==> flow/design.v <==
`timescale 1fs / 1fs
module row_col_cod #(
		     parameter WORD_W = 8,
		     parameter ROW_W = 4,  
			 parameter SIZE = (1<<ROW_W)
		     )
   (
    input 		  rst,
    input 		  en,
    input 		  clk,
    input [WORD_W-1:0] 	  word,
    output reg [SIZE-1:0] r_all_nxt, 
    output reg [SIZE-1:0] row_nxt,
    output reg [SIZE-1:0] col_nxt);
   integer 		  i;
   reg [WORD_W-ROW_W-1:0] 	  r_all_bin, col_bin;
   always @* begin
      r_all_nxt[SIZE-1] = 1'b1;
      r_all_bin = word>>ROW_W;  
      for(i = 0; i < SIZE ; i=i+1)begin
	 if( i < r_all_bin)
	   r_all_nxt[i] = 1'b0;
	 else
	   r_all_nxt[i] = 1'b1;
	 if(i == r_all_bin)
	   row_nxt[i] = 1'b1;
	 else
	   row_nxt[i] = 1'b0;
      end
      col_bin = (word<<ROW_W)>>ROW_W;  
      if(r_all_bin[0] == 0)
	for(i=0; i < SIZE; i = i+1)
	  if(i < col_bin)
	    col_nxt[i] = 1'b1;
	  else
	    col_nxt[i] = 1'b0;
      else
	for(i=(SIZE-1); i >= 0 ; i = i-1)
	  if(i >= (SIZE-col_bin))
	    col_nxt[i] = 1'b1;
	  else
	    col_nxt[i] = 1'b0;
   end
endmodule 
`timescale 1fs / 1fs
module row_col_cod_reg #(
		     parameter WORD_W = 8,
		     parameter ROW_W = 4,  
			 parameter SIZE = (1<<ROW_W)
		     )
   (
    input 		  rst,
    input 		  en,
    input 		  clk,
	input [SIZE-1:0] r_all_nxt, 
    input [SIZE-1:0] row_nxt,
    input [SIZE-1:0] col_nxt,
    output reg [SIZE-1:0] r_all, 
    output reg [SIZE-1:0] row,
    output reg [SIZE-1:0] col);
   always @ (posedge clk, posedge rst) begin 
      if(rst)begin
	 r_all <= 16'd0;
	   col <= 16'd0;
	   row <= 16'd0;
      end
      else if(en)begin
	 r_all <= r_all_nxt;
	 row <= row_nxt;
	 col <= col_nxt;
      end
   end 
endmodule
`timescale 1fs / 1fs
module row_col_cod_5x5 #(
		     parameter MAX = 25  
		     )
   (
    input 		  rst,
    input 		  en,
    input 		  clk,
    input [4:0] 	  word,
    output reg [4:0] r_all, 
    output reg [4:0] row,
    output reg [4:0] col);
    parameter SIZE = 3'd5;  
   integer 		  i;
   reg [4:0] 	  r_all_nxt, row_nxt, col_nxt;
   reg [2:0] 	  r_all_bin; 
   reg [2:0] 	  col_bin;
   always @* begin
	  r_all_nxt[4] = 1'b1;
      r_all_nxt[3:0] = r_all[3:0];
      row_nxt = row;
      r_all_bin = 3'd0;
      col_bin = 3'd0;
      col_nxt = col;
      if(word > MAX)
	 r_all_nxt = {SIZE{1'b1}};
      else begin
	 if(word <= 5'd5)begin
	   r_all_bin = 3'd0;
	   col_bin = word;
	 end
	 else
	   if(word <= 5'd10)begin
	      r_all_bin = 3'd1;
	      col_bin = word - 5'd5;
	   end
	   else
	     if(word <= 5'd15)begin
		r_all_bin = 3'd2;
		col_bin = word - 5'd10;
	     end
	     else
	       if(word <= 5'd20)begin
		  r_all_bin = 3'd3;
		  col_bin = word - 5'd15;
	       end
	       else begin
		  r_all_bin = 3'd4;
		  col_bin = word - 5'd20;
	       end
	 for(i = 0; i < SIZE ; i=i+1)begin
	    if( i < r_all_bin)
	      r_all_nxt[i] = 1'b0;
	    else
	      r_all_nxt[i] = 1'b1;
	    if(i == r_all_bin)
	      row_nxt[i] = 1'b1;
	    else
	      row_nxt[i] = 1'b0;
	 end
	 if(r_all_bin[0] == 0)
	   for(i=0; i < SIZE; i = i+1)
	     if(i < col_bin)
	       col_nxt[i] = 1'b1;
	     else
	       col_nxt[i] = 1'b0;
	 else
	   for(i=(SIZE-1); i >= 0 ; i = i-1)
	     if(i >= (SIZE-col_bin))
	       col_nxt[i] = 1'b1;
	     else
	       col_nxt[i] = 1'b0;
      end
   end
   always @ (posedge clk, posedge rst) begin 
      if(rst)begin
	 r_all <= 5'd0;
	 row <= 5'd0;
	 col <= 5'd0;
      end
      else if(en)begin
	 r_all <= r_all_nxt;
	 row <= row_nxt;
	 col <= col_nxt;
      end
   end 
endmodule  
`timescale 1fs / 1fs
module tdc_digital (
		    input 	  rst,
		    input 	  en,
		    input 	  clk,
		    input [6:0]  counter_in,
		    input [15:0] phase_in,
		    output [11:0] tdc_word);
   reg [6:0]				      counter;
   reg [15:0] 				      phase; 				      
   integer 				      i,j;
   always @ (posedge clk, posedge rst) begin 
      if(rst == 1'b1) begin
	 for (i=0; i<7; i=i+1) 
	   counter[i] <= 1'b0;
	 for (i=0; i<16; i=i+1) 
	   phase[i] <= 1'b0;
      end
      else if(en == 1'b1) begin
	 for (i=0; i<7; i=i+1) 
	   counter[i] <= counter_in[i];
	 for (i=0; i<16; i=i+1) 
	   phase[i] <= phase_in[i];
      end
   end 
   wire [6:0]			      counter_aux,counter_mod;
   reg [6:0] 			      counter_last;
   assign counter_aux = (phase[0] == 1) ? counter-1 : counter;
   assign counter_mod = counter_last - counter_aux;
   reg 				      edge_flag;
   reg  [4:0] 			      edge_index,edge_index_last;
   wire [4:0] 			      phase_shift;
   always @* begin
      edge_flag = 1'b0;
      edge_index = 5'd0;
      for (j=1; j<16; j = j+1) begin
	 if(phase[j-1]==1'b1 && phase[j]==1'b0) begin
	    edge_index = j-1'd1;
	    edge_flag = 1'b1;
	 end
	 if(phase[j-1]==1'b0 && phase[j]==1'b1) begin
	    edge_index = j-1'b1 + 5'd16;
	    edge_flag = 1'b1;
	 end
      end
      if(edge_flag == 1'b0)
	if(phase[5] == 1'b1)
	  edge_index = 5'd15;
	else
	  edge_index = 5'd31;
   end 
   assign tdc_word = (counter_mod<<5) + edge_index - edge_index_last;
   always @ (posedge clk, posedge rst)
     if(rst) begin
	counter_last <= 1'b0;
	edge_index_last <= 1'b0;
	end
     else if(en) begin
       counter_last <= counter_aux;
	edge_index_last <= edge_index;
     end	
endmodule
`timescale 1fs / 1fs
module adpll_ctr0(
    input 	      rst,
    input 	      en,
    input 	      clk,
    input [26-1:0] FCW,
    input [1:0]       adpll_mode,
    output reg 	      channel_lock,
    output 	      channel_sat,
    input 	      data_mod,
    output 	      dco_pd,
    output [4:0]      dco_c_l_rall,
    output [4:0]      dco_c_l_row,
    output [4:0]      dco_c_l_col,
    output [15:0]     dco_c_m_rall,
    output [15:0]     dco_c_m_row,
    output [15:0]     dco_c_m_col,
    output [15:0]     dco_c_s_rall,
    output [15:0]     dco_c_s_row,
    output [15:0]     dco_c_s_col,
    output 	      tdc_pd,
    output 	      tdc_pd_inj,
    input [6:0]       tdc_ripple_count,
    input [15:0]      tdc_phase,
    input [3:0]       alpha_l,
    input [3:0]       alpha_m,
    input [3:0]       alpha_s_rx,
    input [3:0]       alpha_s_tx,
    input [3:0]       beta,
    input [2:0]       lambda_rx,
    input [2:0]       lambda_tx,
    input [1:0]       iir_n_rx,
    input [1:0]       iir_n_tx, 
    input [4:0]       FCW_mod,
    input [4:0]       dco_c_l_word_test,
    input [7:0]       dco_c_m_word_test,
    input [7:0]       dco_c_s_word_test,
    input 	      dco_pd_test,
    input 	      tdc_pd_test,
    input 	      tdc_pd_inj_test		 
		 );
   wire signed [4:0]  dco_c_l_word;
   wire signed [7:0]  dco_c_m_word;
   wire signed [7:0]  dco_c_s_word;
   wire [11:0] 	      tdc_word;
   wire [15:0]     dco_c_m_rall_nxt;
   wire [15:0]     dco_c_m_row_nxt;
   wire [15:0]     dco_c_m_col_nxt;
   wire [15:0]     dco_c_s_rall_nxt;
   wire [15:0]     dco_c_s_row_nxt;
   wire [15:0]     dco_c_s_col_nxt;
   parameter IDLE = 5'b00001, PU = 5'b00010, C_L = 5'b00100, C_M = 5'b01000, C_S = 5'b10000;
   parameter  PD = 2'd0, TEST = 2'd1, RX = 2'd2, TX = 2'd3;
   reg [26-1:0] FCW_last;
   reg [1:0] 	   adpll_mode_last;
   reg [3:0] 	   alpha;
   reg [8:0] 	   time_count, time_count_nxt;
   reg 		   dco_pd_state, dco_pd_state_nxt;
   reg 		   tdc_pd_state, tdc_pd_state_nxt;
   reg 		   tdc_pd_inj_state, tdc_pd_inj_state_nxt;
   reg [4:0] 	   state_rx, state_rx_nxt;
   reg 		   rst_accum, rst_accum_nxt;
   reg 		   rst_lock_detect_nxt, rst_lock_detect;
   reg 		   en_lock_detect_nxt, en_lock_detect;
   reg 		   channel_lock_nxt;
   reg 		   en_integral, en_integral_nxt;
   reg 		   en_mod,en_mod_nxt;
   wire 	   rst_accum_all;
   wire        rst_lock_detect_all;
   wire signed [7:0] 		otw_int_round_sat;
   reg signed [4:0] 		otw_l_fixed, otw_l_fixed_nxt;
   reg signed [7:0] 		otw_m_fixed, otw_m_fixed_nxt;
   reg signed [7:0] 		otw_s_fixed, otw_s_fixed_nxt;
   wire signed [27-1:0] 	      ph_diff;
   wire signed [27-1:0] 	      ph_diff_accum;
   reg signed [27-1:0] 	ph_diff_accum_last;
   wire signed [27-1:0] 	ph_diff_mod;
   wire signed [27-1:0] 	freq_dev;
   wire signed [27-1:0] 	integral;
   wire signed [27-1:0] 	integral_beta;
   reg signed [27-1:0] 	integral_last;
   reg [1:0] 			iir_n;
   reg [2:0] 			lambda;
   wire signed [27-1:0] 	iir_out;
   wire signed [27-1:0] 	iir1_in, iir2_in, iir3_in;
   wire signed [27-1:0] 	iir1_out, iir2_out, iir3_out;
   reg signed [27-1:0] 	iir1_out_last, iir2_out_last, iir3_out_last;
   reg signed [27-1-14:0]      aux1, aux1_nxt, aux2, aux2_nxt;
   reg [4:0] 			      aux1_count, aux1_count_nxt, aux2_count, aux2_count_nxt;
   reg 				      lock_detect, lock_detect_nxt;
   reg signed [27-1-14:0]       lock_detect_word, lock_detect_word_nxt;
   row_col_cod_5x5 row_col_cod_l(
			    .rst(rst),
			    .en(en),
			    .clk(clk),
			    .word((dco_c_l_word[4]==0)?dco_c_l_word+5'd13:
				  dco_c_l_word-5'd19),
			    .r_all(dco_c_l_rall),
			    .row(dco_c_l_row),
			    .col(dco_c_l_col)
			    );
   row_col_cod row_col_cod_m(
			    .rst(rst),
			    .en(en),
			    .clk(clk),
			    .word({~dco_c_m_word[7],dco_c_m_word[6:0]}), 
			    .r_all_nxt(dco_c_m_rall_nxt),
			    .row_nxt(dco_c_m_row_nxt),
			    .col_nxt(dco_c_m_col_nxt)
			    );
   row_col_cod_reg row_col_cod_reg_m(
			    .rst(rst),
			    .en(en),
			    .clk(clk),
				.r_all_nxt(dco_c_m_rall_nxt),
			    .row_nxt(dco_c_m_row_nxt),
			    .col_nxt(dco_c_m_col_nxt),
			    .r_all(dco_c_m_rall),
			    .row(dco_c_m_row),
			    .col(dco_c_m_col)
			    );
   row_col_cod row_col_cod_s(
			    .rst(rst),
			    .en(en),
			    .clk(clk),
			    .word({~dco_c_s_word[7],dco_c_s_word[6:0]}),
			    .r_all_nxt(dco_c_s_rall_nxt),
			    .row_nxt(dco_c_s_row_nxt),
			    .col_nxt(dco_c_s_col_nxt)
			    );
   row_col_cod_reg row_col_cod_reg_s(
			    .rst(rst),
			    .en(en),
			    .clk(clk),
				.r_all_nxt(dco_c_s_rall_nxt),
			    .row_nxt(dco_c_s_row_nxt),
			    .col_nxt(dco_c_s_col_nxt),
			    .r_all(dco_c_s_rall),
			    .row(dco_c_s_row),
			    .col(dco_c_s_col)
			    );
   tdc_digital tdc_digital0(
			  .clk(clk),
			  .rst(rst),
			  .en(en),
			  .counter_in(tdc_ripple_count),
			  .phase_in(tdc_phase),
			  .tdc_word(tdc_word));
   assign dco_pd = (adpll_mode == TEST)? dco_pd_test : dco_pd_state;
   assign tdc_pd = (adpll_mode == TEST)? tdc_pd_test : tdc_pd_state;
   assign tdc_pd_inj = (adpll_mode == TEST)? tdc_pd_inj_test : tdc_pd_inj_state;
   assign ph_diff = FCW - {tdc_word,{{(14){1'b0}}}};
   assign freq_dev = (data_mod == 1'b1)? 
		     {{{(12+1){1'b0}}},FCW_mod,{{(14-5){1'b0}}}}:
		     ~{{{(12+1){1'b0}}},FCW_mod,{{(14-5){1'b0}}}}+1;
   assign ph_diff_mod = (en_mod==1'b0)? ph_diff: ph_diff + freq_dev;
   assign ph_diff_accum = ph_diff_accum_last + ph_diff_mod;
   assign rst_accum_all = rst | rst_accum;
   always @ (posedge clk, posedge rst_accum_all)
     if(rst_accum_all)
       ph_diff_accum_last <= 27'd0;
     else if(en)
       ph_diff_accum_last <= ph_diff_accum;
   assign integral = iir_out + integral_last;
   assign integral_beta = integral >>> beta;
   always @ (posedge clk, posedge rst_accum_all)
      if(rst_accum_all)
         integral_last <= 27'd0;
      else if(en&en_integral) 
	          integral_last <= integral;
   assign iir1_in = ph_diff_accum;
   assign iir1_out = (iir1_in>>>lambda)-(iir1_out_last>>>lambda)+iir1_out_last;
   assign iir2_in = iir1_out;
   assign iir2_out = (iir2_in>>>lambda)-(iir2_out_last>>>lambda)+iir2_out_last;
   assign iir3_in = iir2_out;
   assign iir3_out = (iir3_in>>>lambda)-(iir3_out_last>>>lambda)+iir3_out_last;
   assign iir_out = iir_n[1] ? (iir_n[0] ? iir3_out : iir2_out) :
		    (iir_n[0] ? iir1_out : iir1_in);
   always @ (posedge clk, posedge rst_accum_all )
     if(rst_accum_all) begin
	iir1_out_last <= 27'd0;
	iir2_out_last <= 27'd0;
	iir3_out_last <= 27'd0;
     end
     else if(en) begin
	iir1_out_last <= iir1_out;
	iir2_out_last <= iir2_out;
	iir3_out_last <= iir3_out;
     end 
   wire signed [27-1:0] 	ntw;
   wire signed [27-1:0] 	otw;
   wire [14-1:0] 		otw_frac;
   wire signed [27-1-14:0] otw_int;
   wire signed [27-1-14:0] otw_int_round; 
   assign ntw = (en_integral == 1'b1)? integral_beta + (iir_out >>> alpha) :
		iir_out >>> alpha;
   assign otw = (ntw << 7);
   assign otw_int = otw[27-1:14];
   assign otw_int_round = (otw[13]) ? otw_int + 1 : otw_int;
   assign otw_int_round_sat = (state_rx == C_L)? ((otw_int_round > 16'sd12 ) ? 8'sd12 :
   			      ((otw_int_round < -16'sd13 ) ? -8'sd13:otw_int_round )) : 
			      (otw_int_round > 16'sd127 ) ? 8'sd127 :
			      ((otw_int_round < -16'sd128 ) ? -8'sd128: otw_int_round); 
   assign dco_c_l_word = (adpll_mode == TEST)? dco_c_l_word_test :
			 (((state_rx == C_L) && ~rst_accum )? otw_int_round_sat :
			  otw_l_fixed);
   assign dco_c_m_word = (adpll_mode == TEST)? dco_c_m_word_test :
			 (((state_rx == C_M) && ~rst_accum )? otw_int_round_sat :
			 otw_m_fixed);
   assign dco_c_s_word = (adpll_mode == TEST)? dco_c_s_word_test :
			 (((state_rx == C_S) && ~rst_accum )? otw_int_round_sat :
			 otw_s_fixed);
   assign channel_sat = (dco_c_s_word == -8'sd128) || (dco_c_s_word == 8'sd127);
   always @ * begin
      state_rx_nxt = state_rx;
      otw_l_fixed_nxt = otw_l_fixed;
      otw_m_fixed_nxt = otw_m_fixed;
      otw_s_fixed_nxt = otw_s_fixed;
      time_count_nxt = time_count;
      dco_pd_state_nxt = dco_pd_state;
      tdc_pd_state_nxt = tdc_pd_state;
      tdc_pd_inj_state_nxt = tdc_pd_inj_state;  
      rst_accum_nxt = rst_accum;
      rst_lock_detect_nxt = rst_lock_detect;
      en_lock_detect_nxt = en_lock_detect;
      alpha = alpha_s_rx;
      channel_lock_nxt = channel_lock;
      en_integral_nxt = en_integral;
      lambda = lambda_rx;
      iir_n = 2'd0;
      en_mod_nxt = en_mod;
      if( (FCW != FCW_last) || (adpll_mode != adpll_mode_last))
	state_rx_nxt = IDLE;
      else
	case(state_rx)
	  IDLE:
	    begin
	       time_count_nxt = 9'd0;
	       otw_l_fixed_nxt = 5'sd0;
	       otw_m_fixed_nxt = 8'sd0;
	       otw_s_fixed_nxt = 8'sd0;
	       en_lock_detect_nxt = 1'b0;
	       rst_lock_detect_nxt = 1'b1;
	       channel_lock_nxt = 1'b0;
	       en_integral_nxt = 1'b0;
	       en_mod_nxt = 1'b0;
	       if(adpll_mode == PD) begin
		  dco_pd_state_nxt = 1'b1;
		  tdc_pd_state_nxt = 1'b1;
		  tdc_pd_inj_state_nxt = 1'b1;
	       end
	       if(adpll_mode == RX || adpll_mode == TX )
		 state_rx_nxt = PU;
	    end
	  PU: 
	    begin
	       time_count_nxt = time_count + 9'd1;
	       dco_pd_state_nxt = 1'b0;
	       case(time_count)
		 6'd16: tdc_pd_state_nxt = 1'b0;
		 6'd48: tdc_pd_inj_state_nxt = 1'b0;
		 7'd112:
		   begin 
		      state_rx_nxt = C_L;
		      rst_accum_nxt = 1'b1;
		      time_count_nxt = 9'd0; 
		   end
	       endcase
	    end 
	  C_L:  
	    begin
	       rst_accum_nxt = 1'b0;
	       rst_lock_detect_nxt = 1'b0;
	       alpha = alpha_l;
	       en_lock_detect_nxt = 1'b1;
	       if(lock_detect & (~rst_lock_detect))begin
		  otw_l_fixed_nxt = lock_detect_word;	      
		  state_rx_nxt = C_M;
		  rst_accum_nxt = 1'b1;
		  rst_lock_detect_nxt = 1'b1;
	       end
	    end 
	  C_M:  
	    begin
	       rst_accum_nxt = 1'b0;
	       alpha = alpha_m;
	       rst_lock_detect_nxt = 1'b0;
	       if(lock_detect & (~rst_lock_detect))begin		  
		  otw_m_fixed_nxt = lock_detect_word;  
		  state_rx_nxt = C_S;
		  rst_accum_nxt = 1'b1;
		  en_lock_detect_nxt = 1'b0;
	       end
	    end 
	  C_S:  
	    begin 
	       case(adpll_mode)
		 RX: 
		   begin
		      rst_accum_nxt = 1'b0;
		      alpha = alpha_s_rx;
		      iir_n = iir_n_rx;
		      lambda = lambda_rx;
		      time_count_nxt = time_count + 9'd1;
		      if(beta > 4'd0)
			en_integral_nxt = 1'b1;
		      case(time_count)
			9'd480: channel_lock_nxt = 1'b1;   
		      endcase 
		   end 
		 TX:
		   begin
		      rst_accum_nxt = 1'b0;
		      alpha = alpha_s_tx;
		      iir_n = iir_n_tx;
		      lambda = lambda_tx;
		      time_count_nxt = time_count + 9'd1;
		      case(time_count)
			9'd480: channel_lock_nxt = 1'b1;   
		      endcase
		      if(channel_lock == 1'b1) 
			en_mod_nxt = 1'b1;
		   end	 
	       endcase
	    end
	endcase  
   end
   always @ (posedge clk, posedge rst)
     if(rst)begin
	state_rx <= IDLE;
	time_count <= 9'd0;
	dco_pd_state <= 1'b1;
	tdc_pd_state <= 1'b1;
	tdc_pd_inj_state <= 1'b1;
	rst_accum <= 1'b0;
	otw_l_fixed <= 5'sd0;
	otw_m_fixed <= 8'sd0;
	otw_s_fixed <= 8'sd0;
	en_lock_detect <= 1'b0;
	rst_lock_detect <= 1'b0;
	channel_lock <= 1'b0;
	en_integral <= 1'b0;
	en_mod <= 1'b0;
	FCW_last <= 26'd0;
	adpll_mode_last <= 2'd0;
     end
     else if(en)begin
	state_rx <= state_rx_nxt;
	time_count <= time_count_nxt;
	dco_pd_state <= dco_pd_state_nxt;
	tdc_pd_state <= tdc_pd_state_nxt;
	tdc_pd_inj_state <= tdc_pd_inj_state_nxt;
   	rst_accum <= rst_accum_nxt;
	otw_l_fixed <= otw_l_fixed_nxt;
	otw_m_fixed <= otw_m_fixed_nxt;
	otw_s_fixed <= otw_s_fixed_nxt;
	en_lock_detect <= en_lock_detect_nxt;
	rst_lock_detect <= rst_lock_detect_nxt ;
	channel_lock <= channel_lock_nxt;
	en_integral <= en_integral_nxt;
	en_mod <= en_mod_nxt;
	FCW_last <= FCW;
	adpll_mode_last <= adpll_mode;
     end 
   always @ * begin
      aux1_nxt = aux1;
      aux2_nxt = aux2;
      aux1_count_nxt = aux1_count;
      aux2_count_nxt = aux2_count;
      lock_detect_nxt = lock_detect;
      lock_detect_word_nxt = lock_detect_word;
      if(otw_int_round_sat == aux1) begin
	 aux1_count_nxt = aux1_count_nxt + 4'd1;
	 if(aux1_count_nxt == 4'd15 || (state_rx == C_L && aux1_count_nxt == 5'd8 )  )begin
	    lock_detect_nxt = 1'b1;
	    lock_detect_word_nxt = aux1;
	 end
      end
      else 
	if(otw_int_round_sat == aux2) begin
	   aux2_count_nxt = aux2_count_nxt + 4'd1;
	   if(aux2_count_nxt == 4'd15 || (state_rx == C_L && aux1_count_nxt == 5'd8 ) )begin
	      lock_detect_nxt = 1'b1;
	      lock_detect_word_nxt = aux2;   
	   end	   
	end
	else begin
	   aux1_nxt = otw_int_round;
	   aux1_count_nxt = 4'd1;
	   aux2_nxt = aux1;
	   aux2_count_nxt = aux1_count;
	end 
   end 
   assign rst_lock_detect_all  = rst|rst_lock_detect;
   always @ (posedge clk, posedge rst_lock_detect_all)
     if(rst_lock_detect_all)begin
	aux1 <= {(27-14){1'b1}};
     aux2 <= {(27-14){1'b1}};
     aux1_count <=4'h0;
     aux2_count <= 4'h0;
     lock_detect <= 1'b0;
     lock_detect_word <= {(27-14){1'b1}};
  end
     else if(en & en_lock_detect)begin
	aux1 <= aux1_nxt;
	aux2 <= aux2_nxt;
	aux1_count <= aux1_count_nxt;
	aux2_count <= aux2_count_nxt;
	lock_detect <= lock_detect_nxt;
	lock_detect_word <= lock_detect_word_nxt;
     end
endmodule 
`timescale 1fs / 1fs
module adpll_ctr
   (
    input                     rst,
    input                     clk,
    input                     valid,
    input [5-1:0] address,
    input [26-1:0] wdata,
    input                     wstrb,
    output [1:0]              rdata,
    output reg                ready,
    input                     data_mod,  
    output                    dco_pd,
    output reg [1:0]          dco_osc_gain,
    output [4:0]              dco_c_l_rall,
    output [4:0]              dco_c_l_row,
    output [4:0]              dco_c_l_col,
    output [15:0]             dco_c_m_rall,
    output [15:0]             dco_c_m_row,
    output [15:0]             dco_c_m_col,
    output [15:0]             dco_c_s_rall,
    output [15:0]             dco_c_s_row,
    output [15:0]             dco_c_s_col,
    output                    tdc_pd,
    output                    tdc_pd_inj,
    output reg [2:0]          tdc_ctr_freq,
    input [6:0]               tdc_ripple_count,
    input [15:0]              tdc_phase
    );
   always @(posedge clk, posedge rst) begin
     if (rst)
       ready <= 1'b0;
     else
       ready <= valid;
   end
   reg                        rst_soft;
   reg [26-1:0]            FCW;
   reg [1:0]                  adpll_mode;
   reg                        en;
   reg [3:0]                  alpha_l;
   reg [3:0]                  alpha_m;
   reg [3:0]                  alpha_s_rx;
   reg [3:0]                  alpha_s_tx;
   reg [3:0]                  beta;
   reg [2:0]                  lambda_rx;
   reg [2:0]                  lambda_tx;
   reg [1:0]                  iir_n_rx;
   reg [1:0]                  iir_n_tx;
   reg [4:0]                  FCW_mod;
   reg signed [4:0]           dco_c_l_word_test;
   reg signed [7:0]           dco_c_m_word_test;
   reg signed [7:0]           dco_c_s_word_test;
   reg                        dco_pd_test;
   reg                        tdc_pd_test;
   reg                        tdc_pd_inj_test;
   wire                       rst_int;
   assign rst_int = rst | rst_soft;
   wire                       channel_lock;
   wire                       channel_sat;
   assign rdata = (address == (5'd0))? {{1'b0}, channel_lock}:
                  (address == (5'd23))? {{1'b0}, channel_sat}:
                  {2'b11};
   always @ (posedge clk, posedge rst) begin
     if (rst) begin
        rst_soft <= 1'b0;
        FCW <= 26'h2620000;  
        adpll_mode <= 2'b0;
        en <= 1'b0;
        alpha_l <= 4'd14;
        alpha_m <= 4'd8;
        alpha_s_rx <= 4'd7;
        alpha_s_tx <= 4'd4;
        beta <= 4'd0;
        lambda_rx <= 3'd2;
        lambda_tx <= 3'd2;
        iir_n_rx <= 2'd3;
        iir_n_tx <= 2'd2;
        FCW_mod <= 5'b01001;  
        dco_c_l_word_test <= 5'sd0;
        dco_c_m_word_test <= 8'sd0;
        dco_c_s_word_test <= 8'sd0;
        dco_pd_test <= 1'b1;
        tdc_pd_test <= 1'b1;
        tdc_pd_inj_test <= 1'b1;
        tdc_ctr_freq <= 3'b100;
        dco_osc_gain <= 2'b10;
     end else if (valid & wstrb) begin
        case (address)
          (5'd1): rst_soft <= wdata[0];
          (5'd2): FCW <= wdata[26-1:0];
          (5'd3): adpll_mode <= wdata[1:0];
          (5'd4): en <= wdata[0];
          (5'd5): alpha_l <= wdata[3:0];
          (5'd6): alpha_m <= wdata[3:0];
          (5'd7): alpha_s_rx <= wdata[3:0];
          (5'd8): alpha_s_tx <= wdata[3:0];
          (5'd9): beta <= wdata[3:0];
          (5'd10): lambda_rx <= wdata[2:0];
          (5'd11): lambda_tx <= wdata[2:0];
          (5'd12): iir_n_rx <= wdata[1:0];
          (5'd13): iir_n_tx <= wdata[1:0];
          (5'd14): FCW_mod <= wdata[4:0];
          (5'd15): dco_c_l_word_test <= wdata[4:0];
          (5'd16): dco_c_m_word_test <= wdata[7:0];
          (5'd17): dco_c_s_word_test <= wdata[7:0];
          (5'd18): dco_pd_test <= wdata[0];
          (5'd19): tdc_pd_test <= wdata[0];
          (5'd20): tdc_pd_inj_test <= wdata[0];
          (5'd21): tdc_ctr_freq <= wdata[2:0];
          (5'd22): dco_osc_gain <= wdata[1:0];
          default:;
        endcase
     end
   end
   adpll_ctr0 adpll_ctr0
     (
	  .clk               (clk),
	  .rst               (rst_int),
	  .en                (en),
	  .FCW               (FCW[26-1:0]),
	  .adpll_mode        (adpll_mode[1:0]),
	  .data_mod          (data_mod),
	  .tdc_ripple_count  (tdc_ripple_count[6:0]),
	  .tdc_phase         (tdc_phase[15:0]),
	  .alpha_l           (alpha_l[3:0]),
	  .alpha_m           (alpha_m[3:0]),
	  .alpha_s_rx        (alpha_s_rx[3:0]),
	  .alpha_s_tx        (alpha_s_tx[3:0]),
	  .beta              (beta[3:0]),
	  .lambda_rx         (lambda_rx[2:0]),
	  .lambda_tx         (lambda_tx[2:0]),
	  .iir_n_rx          (iir_n_rx[1:0]),
	  .iir_n_tx          (iir_n_tx[1:0]),
	  .FCW_mod           (FCW_mod[4:0]),
	  .dco_c_l_word_test (dco_c_l_word_test[4:0]),
	  .dco_c_m_word_test (dco_c_m_word_test[7:0]),
	  .dco_c_s_word_test (dco_c_s_word_test[7:0]),
	  .dco_pd_test       (dco_pd_test),
	  .tdc_pd_test       (tdc_pd_test),
	  .tdc_pd_inj_test   (tdc_pd_inj_test),
	  .channel_lock      (channel_lock),
	  .channel_sat       (channel_sat),
	  .dco_pd            (dco_pd),
	  .dco_c_l_rall      (dco_c_l_rall[4:0]),
	  .dco_c_l_row       (dco_c_l_row[4:0]),
	  .dco_c_l_col       (dco_c_l_col[4:0]),
	  .dco_c_m_rall      (dco_c_m_rall[15:0]),
	  .dco_c_m_row       (dco_c_m_row[15:0]),
	  .dco_c_m_col       (dco_c_m_col[15:0]),
	  .dco_c_s_rall      (dco_c_s_rall[15:0]),
	  .dco_c_s_row       (dco_c_s_row[15:0]),
	  .dco_c_s_col       (dco_c_s_col[15:0]),
	  .tdc_pd            (tdc_pd),
	  .tdc_pd_inj        (tdc_pd_inj)
      );
endmodule
Step by step through the tools: adpll_ctr
Tool output for the design above, in the order of the flow.
Lines are those of the file above, counted from 1.
Operators carry their Yosys type and port widths (W data, S select, Z words).
Cell names lack the library's common part.
{"block": "design", "top": "adpll_ctr", "clk_port": "clk", "lib": "sky130hd", "lib_corner": "tt_025C_1v80"}

Word level
Source: Yosys, flattened and elaborated, memories not mapped. Widths are those after wreduce. Registers that Yosys merges into a memory's read port (data or address) are not register bits. Print and check cells do not count. Equal cells are merged and count once.
{"block": "word_totals", "ff_bits": 485, "in_bits": 59, "out_inout_bits": 122, "word_cells": 807}
{"block": "classes", "addsub": 29, "n_cmp": 121, "logic": 32, "shift": 8, "equal": 97, "reduce_logical": 97, "muxes": 340}
{"block": "ops", "op": "$ge A4 B32 Y1 const A", "n": 16}
{"block": "ops", "op": "$ge A3 B32 Y1 const A", "n": 9}
{"block": "ops", "op": "$mux W1", "n": 240}
{"block": "ops", "op": "$mux W5", "n": 43}
{"block": "ops", "op": "$ge A1 B32 Y1 const A", "n": 6}
{"block": "ops", "op": "$ge A2 B32 Y1 const A", "n": 6}
{"block": "ops", "op": "$add A27 B27 Y27", "n": 6}
{"block": "ops", "op": "$sshr A27 B3 Y27", "n": 6}
{"block": "ops", "op": "$mux W27", "n": 5}
{"block": "ops", "op": "$lt A4 B4 Y1 const A", "n": 32}
{"block": "ops", "op": "$mux W8", "n": 14}
{"block": "ops", "op": "$sub A27 B27 Y27", "n": 3}
{"block": "ops", "op": "$eq A5 B4 Y1 const B", "n": 13}
{"block": "ops", "op": "$lt A3 B4 Y1 const A", "n": 16}
{"block": "ops", "op": "$eq A4 B4 Y1 const A", "n": 16}
{"block": "ops", "op": "$sshr A27 B4 Y20", "n": 2}
{"block": "ops", "op": "$reduce_and A2 Y1", "n": 25}
{"block": "ops", "op": "$eq A5 B5 Y1 const B", "n": 9}
{"block": "ops", "op": "$mux W3", "n": 12}
{"block": "ops", "op": "$logic_and A1 B1 Y1", "n": 35}
{"block": "ops", "op": "$lt A1 B4 Y1 const A", "n": 8}
{"block": "ops", "op": "$lt A2 B4 Y1 const A", "n": 8}
{"block": "ops", "op": "$eq A3 B4 Y1 const A", "n": 8}
{"block": "ops", "op": "$reduce_and A5 Y1", "n": 6}
{"block": "ops", "op": "$not A14 Y27", "n": 1}
{"block": "ops", "op": "$sub A26 B26 Y27", "n": 1}
{"block": "ops", "op": "$add A27 B1 Y27 const B", "n": 1}
{"block": "ops", "op": "$pmux W9 S3", "n": 1}
Other operator kinds: 77; their cells: 176.

Depth
Depth = most cells in a row (Yosys ltp): at word level without a register or memory, in the mapped netlist without a sequential cell, where the memories' decode and read muxes count.
{"block": "logic_depth", "word_depth": 74, "ABC_AREA": 1, "depth_mapped": 174, "ltp_nobuf": 174}

Synthesis result
Source: synth_stat.txt of the flow (Yosys; design flattened, memories mapped). It holds for the ABC_AREA given above (unset counts as 0); a run with the other value may have another netlist.
{"block": "by_type", "cell_type": "dfrtp_1", "n": 420}
{"block": "by_type", "cell_type": "nand2_1", "n": 1793}
{"block": "by_type", "cell_type": "o21ai_0", "n": 810}
{"block": "by_type", "cell_type": "inv_1", "n": 822}
{"block": "by_type", "cell_type": "ha_1", "n": 228}
{"block": "by_type", "cell_type": "nand3_1", "n": 375}
{"block": "by_type", "cell_type": "fa_1", "n": 84}
{"block": "by_type", "cell_type": "dfstp_2", "n": 62}
{"block": "by_type", "cell_type": "a21oi_1", "n": 306}
{"block": "by_type", "cell_type": "nor2_1", "n": 319}
{"block": "by_type", "cell_type": "xor2_1", "n": 122}
{"block": "by_type", "cell_type": "mux2i_1", "n": 89}
{"block": "by_type", "cell_type": "clkbuf_1", "n": 168}
{"block": "by_type", "cell_type": "xnor2_1", "n": 58}
{"block": "by_type", "cell_type": "o21ai_1", "n": 73}
{"block": "by_type", "cell_type": "nand4_1", "n": 51}
{"block": "by_type", "cell_type": "o211ai_1", "n": 36}
{"block": "by_type", "cell_type": "a31oi_1", "n": 39}
Other cell types: 67; their cells: 452.
{"block": "synth_totals", "ff_cells": 482, "seq_area_um2": 12139.1, "area_um2": 42609.6, "n_buf": 236, "cells": 6307}

Worst setup path after synthesis
Source: OpenSTA report_checks on the synthesized netlist (no wires, ideal clock, input and output delay 20% of the period each), path of least setup slack; recovery checks are left aside. Register names are those of the netlist, which keeps one name where synthesis merged equal registers.
{"block": "synth_timing", "path_kind": "input port to output port", "start": "input port data_mod", "end": "output port rdata[0]", "path_slack_ns": 7.594, "path_buffers": 0, "path_delay_ns": 16.406, "t_first_pin_ns": 8.000, "tclk_ns": 40.0, "arrival_time_ns": 24.406, "driving_pins": 134, "synth_period_reached_ns": 32.406}
"path_delay_ns" = arrival - input delay + setup time.
At an output port there is no setup time.
"driving_pins": output pins that drive a net of the path, with the launching flip-flop's if there is one; two outputs of one cell count as two.
"synth_period_reached_ns" is the clock period less the worst setup slack; recovery checks do not enter. This is arithmetic on one report: input and output delays are still those of the set period (20% each).
Between the ends stands the longest chain of elaborated cells between them, by number of cells; it is not shown to be the way that was timed. Of several equally long chains one is given.
A line is the first line of the expression or statement that the cell stems from. Yosys adds cells for indexed reads and writes and turns some case tables into memories.
{"block": "synth_via", "cell_sequence": "a21oi_1 > xor2_1 > ha_1 > a21oi_1 > o31ai_1 > and2_1 > nor2_1 > nor2_1 > nor2_1 > nor2_1 > nor2_1 > inv_1 > a21oi_1 > nor2_1 > nor2_1 > inv_1 > a21oi_1 > inv_1 > [98 not listed] > nand3_1 > inv_1 > nand2_1 > nand2_4 > inv_4 > nand2_2 > inv_2 > o21ai_1 > nand2_1 > o22ai_1 > inv_1 > ha_1 > nand2_1 > nor2_1 > nand4_1 > nand3_1 > nand2_1 > inv_1", "elab_chain_cells": 31, "cells_between": 39}
{"block": "synth_lines", "item": "start: declaration", "line": 646, "text": "input                     data_mod,"}
{"block": "synth_lines", "item": "$mux W27", "line": 375, "text": "assign freq_dev = (data_mod == 1'b1)?"}
{"block": "synth_lines", "item": "$add A27 B27 Y27", "line": 378, "text": "assign ph_diff_mod = (en_mod==1'b0)? ph_diff: ph_diff + freq_dev;"}
{"block": "synth_lines", "item": "$mux W27", "line": 378}
{"block": "synth_lines", "item": "$add A27 B27 Y27", "line": 379, "text": "assign ph_diff_accum = ph_diff_accum_last + ph_diff_mod;"}
{"block": "synth_lines", "item": "$sshr A27 B3 Y27", "line": 394, "text": "assign iir1_out = (iir1_in>>>lambda)-(iir1_out_last>>>lambda)+iir1_out_last;"}
{"block": "synth_lines", "item": "$sub A27 B27 Y27", "line": 394}
{"block": "synth_lines", "item": "$add A27 B27 Y27", "line": 394}
{"block": "synth_lines", "item": "[17 not listed]"}
{"block": "synth_lines", "item": "$mux W8", "line": 422, "text": "assign otw_int_round_sat = (state_rx == C_L)? ((otw_int_round > 16'sd12 ) ? 8'sd12 :"}
{"block": "synth_lines", "item": "$mux W8", "line": 433, "text": "(((state_rx == C_S) && ~rst_accum )? otw_int_round_sat :"}
{"block": "synth_lines", "item": "$mux W8", "line": 432, "text": "assign dco_c_s_word = (adpll_mode == TEST)? dco_c_s_word_test :"}
{"block": "synth_lines", "item": "$eq A8 B8 Y1", "line": 435, "text": "assign channel_sat = (dco_c_s_word == -8'sd128) || (dco_c_s_word == 8'sd127);"}
{"block": "synth_lines", "item": "$logic_or A1 B1 Y1", "line": 435}
{"block": "synth_lines", "item": "$mux W2", "line": 695, "text": "(address == (5'd23))? {{1'b0}, channel_sat}:"}
{"block": "synth_lines", "item": "$mux W2", "line": 694, "text": "assign rdata = (address == (5'd0))? {{1'b0}, channel_lock}:"}
{"block": "synth_lines", "item": "end: declaration", "line": 644, "text": "output [1:0]              rdata,"}

Timing after layout
From the final timing report of flow run 1: the path of least setup slack in the routed layout; clock arrival at registers is part of the times.
{"block": "layout_timing", "path_kind": "input port to output port", "start": "input port data_mod", "end": "output port rdata[0]", "driving_pins": 137, "t_first_pin_ns": 14.14, "path_slack_ns": 20.09, "tclk_ns": 70.7, "arrival_time_ns": 36.47, "path_buffers": 2}
Between the ends stands the longest chain of elaborated cells between them, by number of cells; it is not shown to be the way that was timed. Of several equally long chains one is given.
{"block": "layout_via", "cell_sequence": "clkdlybuf4s50_1 > a21oi_1 > xor2_1 > ha_1 > a21oi_1 > o31ai_1 > and2_1 > nor2_1 > nor2_1 > nor2_1 > nor2_1 > nor2_1 > inv_1 > a21oi_1 > nor2_1 > nor2_1 > inv_1 > a21oi_1 > [101 not listed] > inv_1 > nand2_1 > nand2_4 > inv_4 > nand2_2 > inv_2 > o21ai_1 > nand2_1 > o22ai_1 > inv_1 > ha_1 > nand2_1 > nor2_1 > nand4_1 > nand3_1 > nand2_1 > inv_1 > clkdlybuf4s50_1", "elab_chain_cells": 31, "cells_between": 39}
{"block": "layout_lines", "item": "start: declaration", "line": 646, "text": "input                     data_mod,"}
{"block": "layout_lines", "item": "$mux W27", "line": 375, "text": "assign freq_dev = (data_mod == 1'b1)?"}
{"block": "layout_lines", "item": "$add A27 B27 Y27", "line": 378, "text": "assign ph_diff_mod = (en_mod==1'b0)? ph_diff: ph_diff + freq_dev;"}
{"block": "layout_lines", "item": "$mux W27", "line": 378}
{"block": "layout_lines", "item": "$add A27 B27 Y27", "line": 379, "text": "assign ph_diff_accum = ph_diff_accum_last + ph_diff_mod;"}
{"block": "layout_lines", "item": "$sshr A27 B3 Y27", "line": 394, "text": "assign iir1_out = (iir1_in>>>lambda)-(iir1_out_last>>>lambda)+iir1_out_last;"}
{"block": "layout_lines", "item": "$sub A27 B27 Y27", "line": 394}
{"block": "layout_lines", "item": "$add A27 B27 Y27", "line": 394}
{"block": "layout_lines", "item": "[17 not listed]"}
{"block": "layout_lines", "item": "$mux W8", "line": 422, "text": "assign otw_int_round_sat = (state_rx == C_L)? ((otw_int_round > 16'sd12 ) ? 8'sd12 :"}
{"block": "layout_lines", "item": "$mux W8", "line": 433, "text": "(((state_rx == C_S) && ~rst_accum )? otw_int_round_sat :"}
{"block": "layout_lines", "item": "$mux W8", "line": 432, "text": "assign dco_c_s_word = (adpll_mode == TEST)? dco_c_s_word_test :"}
{"block": "layout_lines", "item": "$eq A8 B8 Y1", "line": 435, "text": "assign channel_sat = (dco_c_s_word == -8'sd128) || (dco_c_s_word == 8'sd127);"}
{"block": "layout_lines", "item": "$logic_or A1 B1 Y1", "line": 435}
{"block": "layout_lines", "item": "$mux W2", "line": 695, "text": "(address == (5'd23))? {{1'b0}, channel_sat}:"}
{"block": "layout_lines", "item": "$mux W2", "line": 694, "text": "assign rdata = (address == (5'd0))? {{1'b0}, channel_lock}:"}
{"block": "layout_lines", "item": "end: declaration", "line": 644, "text": "output [1:0]              rdata,"}

Memo
Re: implementation data of adpll_ctr

adpll_ctr through Yosys and OpenROAD on sky130hd: 4 stored runs, unordered, with their settings and measured results. The constraints put input and output delay at 20% of the set period each and load the outputs with 0.01 pF.
"achieved_clock_period_ns" is the run's clock period less its worst setup slack. It is reckoned from that one timing run; input and output delays stay at 20% of the period that was set.
"worst_path_allowed_less_slack_ns" = time allowed to the worst setup path (clock period - input delay - output delay, where it has them) - its slack; a late launch clock adds to it, a late capture clock takes from it.

{"run": "flow run 1", "settings": { "ABC_AREA": 1, "CELL_PAD_IN_SITES_GLOBAL_PLACEMENT": 2, "CORE_ASPECT_RATIO": 0.85, "CORE_MARGIN": 3, "CORE_UTILIZATION": 41, "CTS_CLUSTER_DIAMETER": 322, "GPL_ROUTABILITY_DRIVEN": 0, "MAX_ROUTING_LAYER": "met5", "PLACE_DENSITY": 0.54, "SETUP_SLACK_MARGIN": 0.12, "TNS_END_PERCENT": 30, "period_ns": 70.7, "CAP_MARGIN": 20, "SLEW_MARGIN": 20 }, "results": { "synthArea_um2": 42609.6, "achieved_clock_period_ns": 50.610, "util_pct": 46.5, "tns_setup_ns": 0.000, "setup_worst_slack_ns": 20.090, "finish.stdcell_area_um2": 47675.7, "final_die_area_um2": 107843.0, "worst_path_allowed_less_slack_ns": 22.33, "critical_path_kind": "input port to output port" }}
{"run": "flow run 2", "settings": { "CELL_PAD_IN_SITES_DETAIL_PLACEMENT": 1, "CELL_PAD_IN_SITES_GLOBAL_PLACEMENT": 1, "CORE_ASPECT_RATIO": 0.72, "CORE_MARGIN": 8, "CTS_CLUSTER_DIAMETER": 120, "CTS_CLUSTER_SIZE": 33, "GPL_TIMING_DRIVEN": 0, "HOLD_SLACK_MARGIN": 0.28, "MAX_ROUTING_LAYER": "met5", "MIN_ROUTING_LAYER": "met1", "PLACE_DENSITY": 0.43, "SETUP_SLACK_MARGIN": -0.54, "TNS_END_PERCENT": 35, "period_ns": 40.0, "CAP_MARGIN": 20, "CORE_UTILIZATION": 40, "SLEW_MARGIN": 20 }, "results": { "synthArea_um2": 45844.0, "achieved_clock_period_ns": 39.671, "util_pct": 46.3, "tns_setup_ns": 0.000, "setup_worst_slack_ns": 0.329, "finish.stdcell_area_um2": 52729.3, "final_die_area_um2": 125845.0, "worst_path_allowed_less_slack_ns": 23.67, "critical_path_kind": "input port to output port" }}
{"run": "flow run 3", "settings": { "ABC_AREA": 1, "CELL_PAD_IN_SITES_GLOBAL_PLACEMENT": 3, "CORE_ASPECT_RATIO": 0.85, "CORE_MARGIN": 3, "CORE_UTILIZATION": 41, "CTS_CLUSTER_DIAMETER": 322, "GPL_ROUTABILITY_DRIVEN": 0, "MAX_ROUTING_LAYER": "met5", "PLACE_DENSITY": 0.54, "SETUP_SLACK_MARGIN": 0.12, "TNS_END_PERCENT": 50, "period_ns": 70.7, "CAP_MARGIN": 20, "SLEW_MARGIN": 20 }, "results": { "synthArea_um2": 42609.6, "achieved_clock_period_ns": 50.467, "util_pct": 46.5, "tns_setup_ns": 0.000, "setup_worst_slack_ns": 20.233, "finish.stdcell_area_um2": 47652.0, "final_die_area_um2": 107843.0, "worst_path_allowed_less_slack_ns": 22.19, "critical_path_kind": "input port to output port" }}
{"run": "flow run 4", "settings": { "ABC_AREA": 1, "CAP_MARGIN": 5, "CELL_PAD_IN_SITES_DETAIL_PLACEMENT": 2, "CELL_PAD_IN_SITES_GLOBAL_PLACEMENT": 2, "CORE_ASPECT_RATIO": 0.85, "CORE_UTILIZATION": 31, "CTS_CLUSTER_DIAMETER": 394, "CTS_CLUSTER_SIZE": 30, "GPL_ROUTABILITY_DRIVEN": 1, "GPL_TIMING_DRIVEN": 1, "PLACE_DENSITY_LB_ADDON": 0.07, "TNS_END_PERCENT": 20, "period_ns": 26.5, "CORE_MARGIN": 2, "SLEW_MARGIN": 20 }, "results": { "synthArea_um2": 42609.6, "achieved_clock_period_ns": 29.678, "util_pct": 42.8, "tns_setup_ns": -3.178, "setup_worst_slack_ns": -3.178, "finish.stdcell_area_um2": 58472.3, "final_die_area_um2": 140442.0, "worst_path_allowed_less_slack_ns": 19.08, "critical_path_kind": "input port to output port" }}
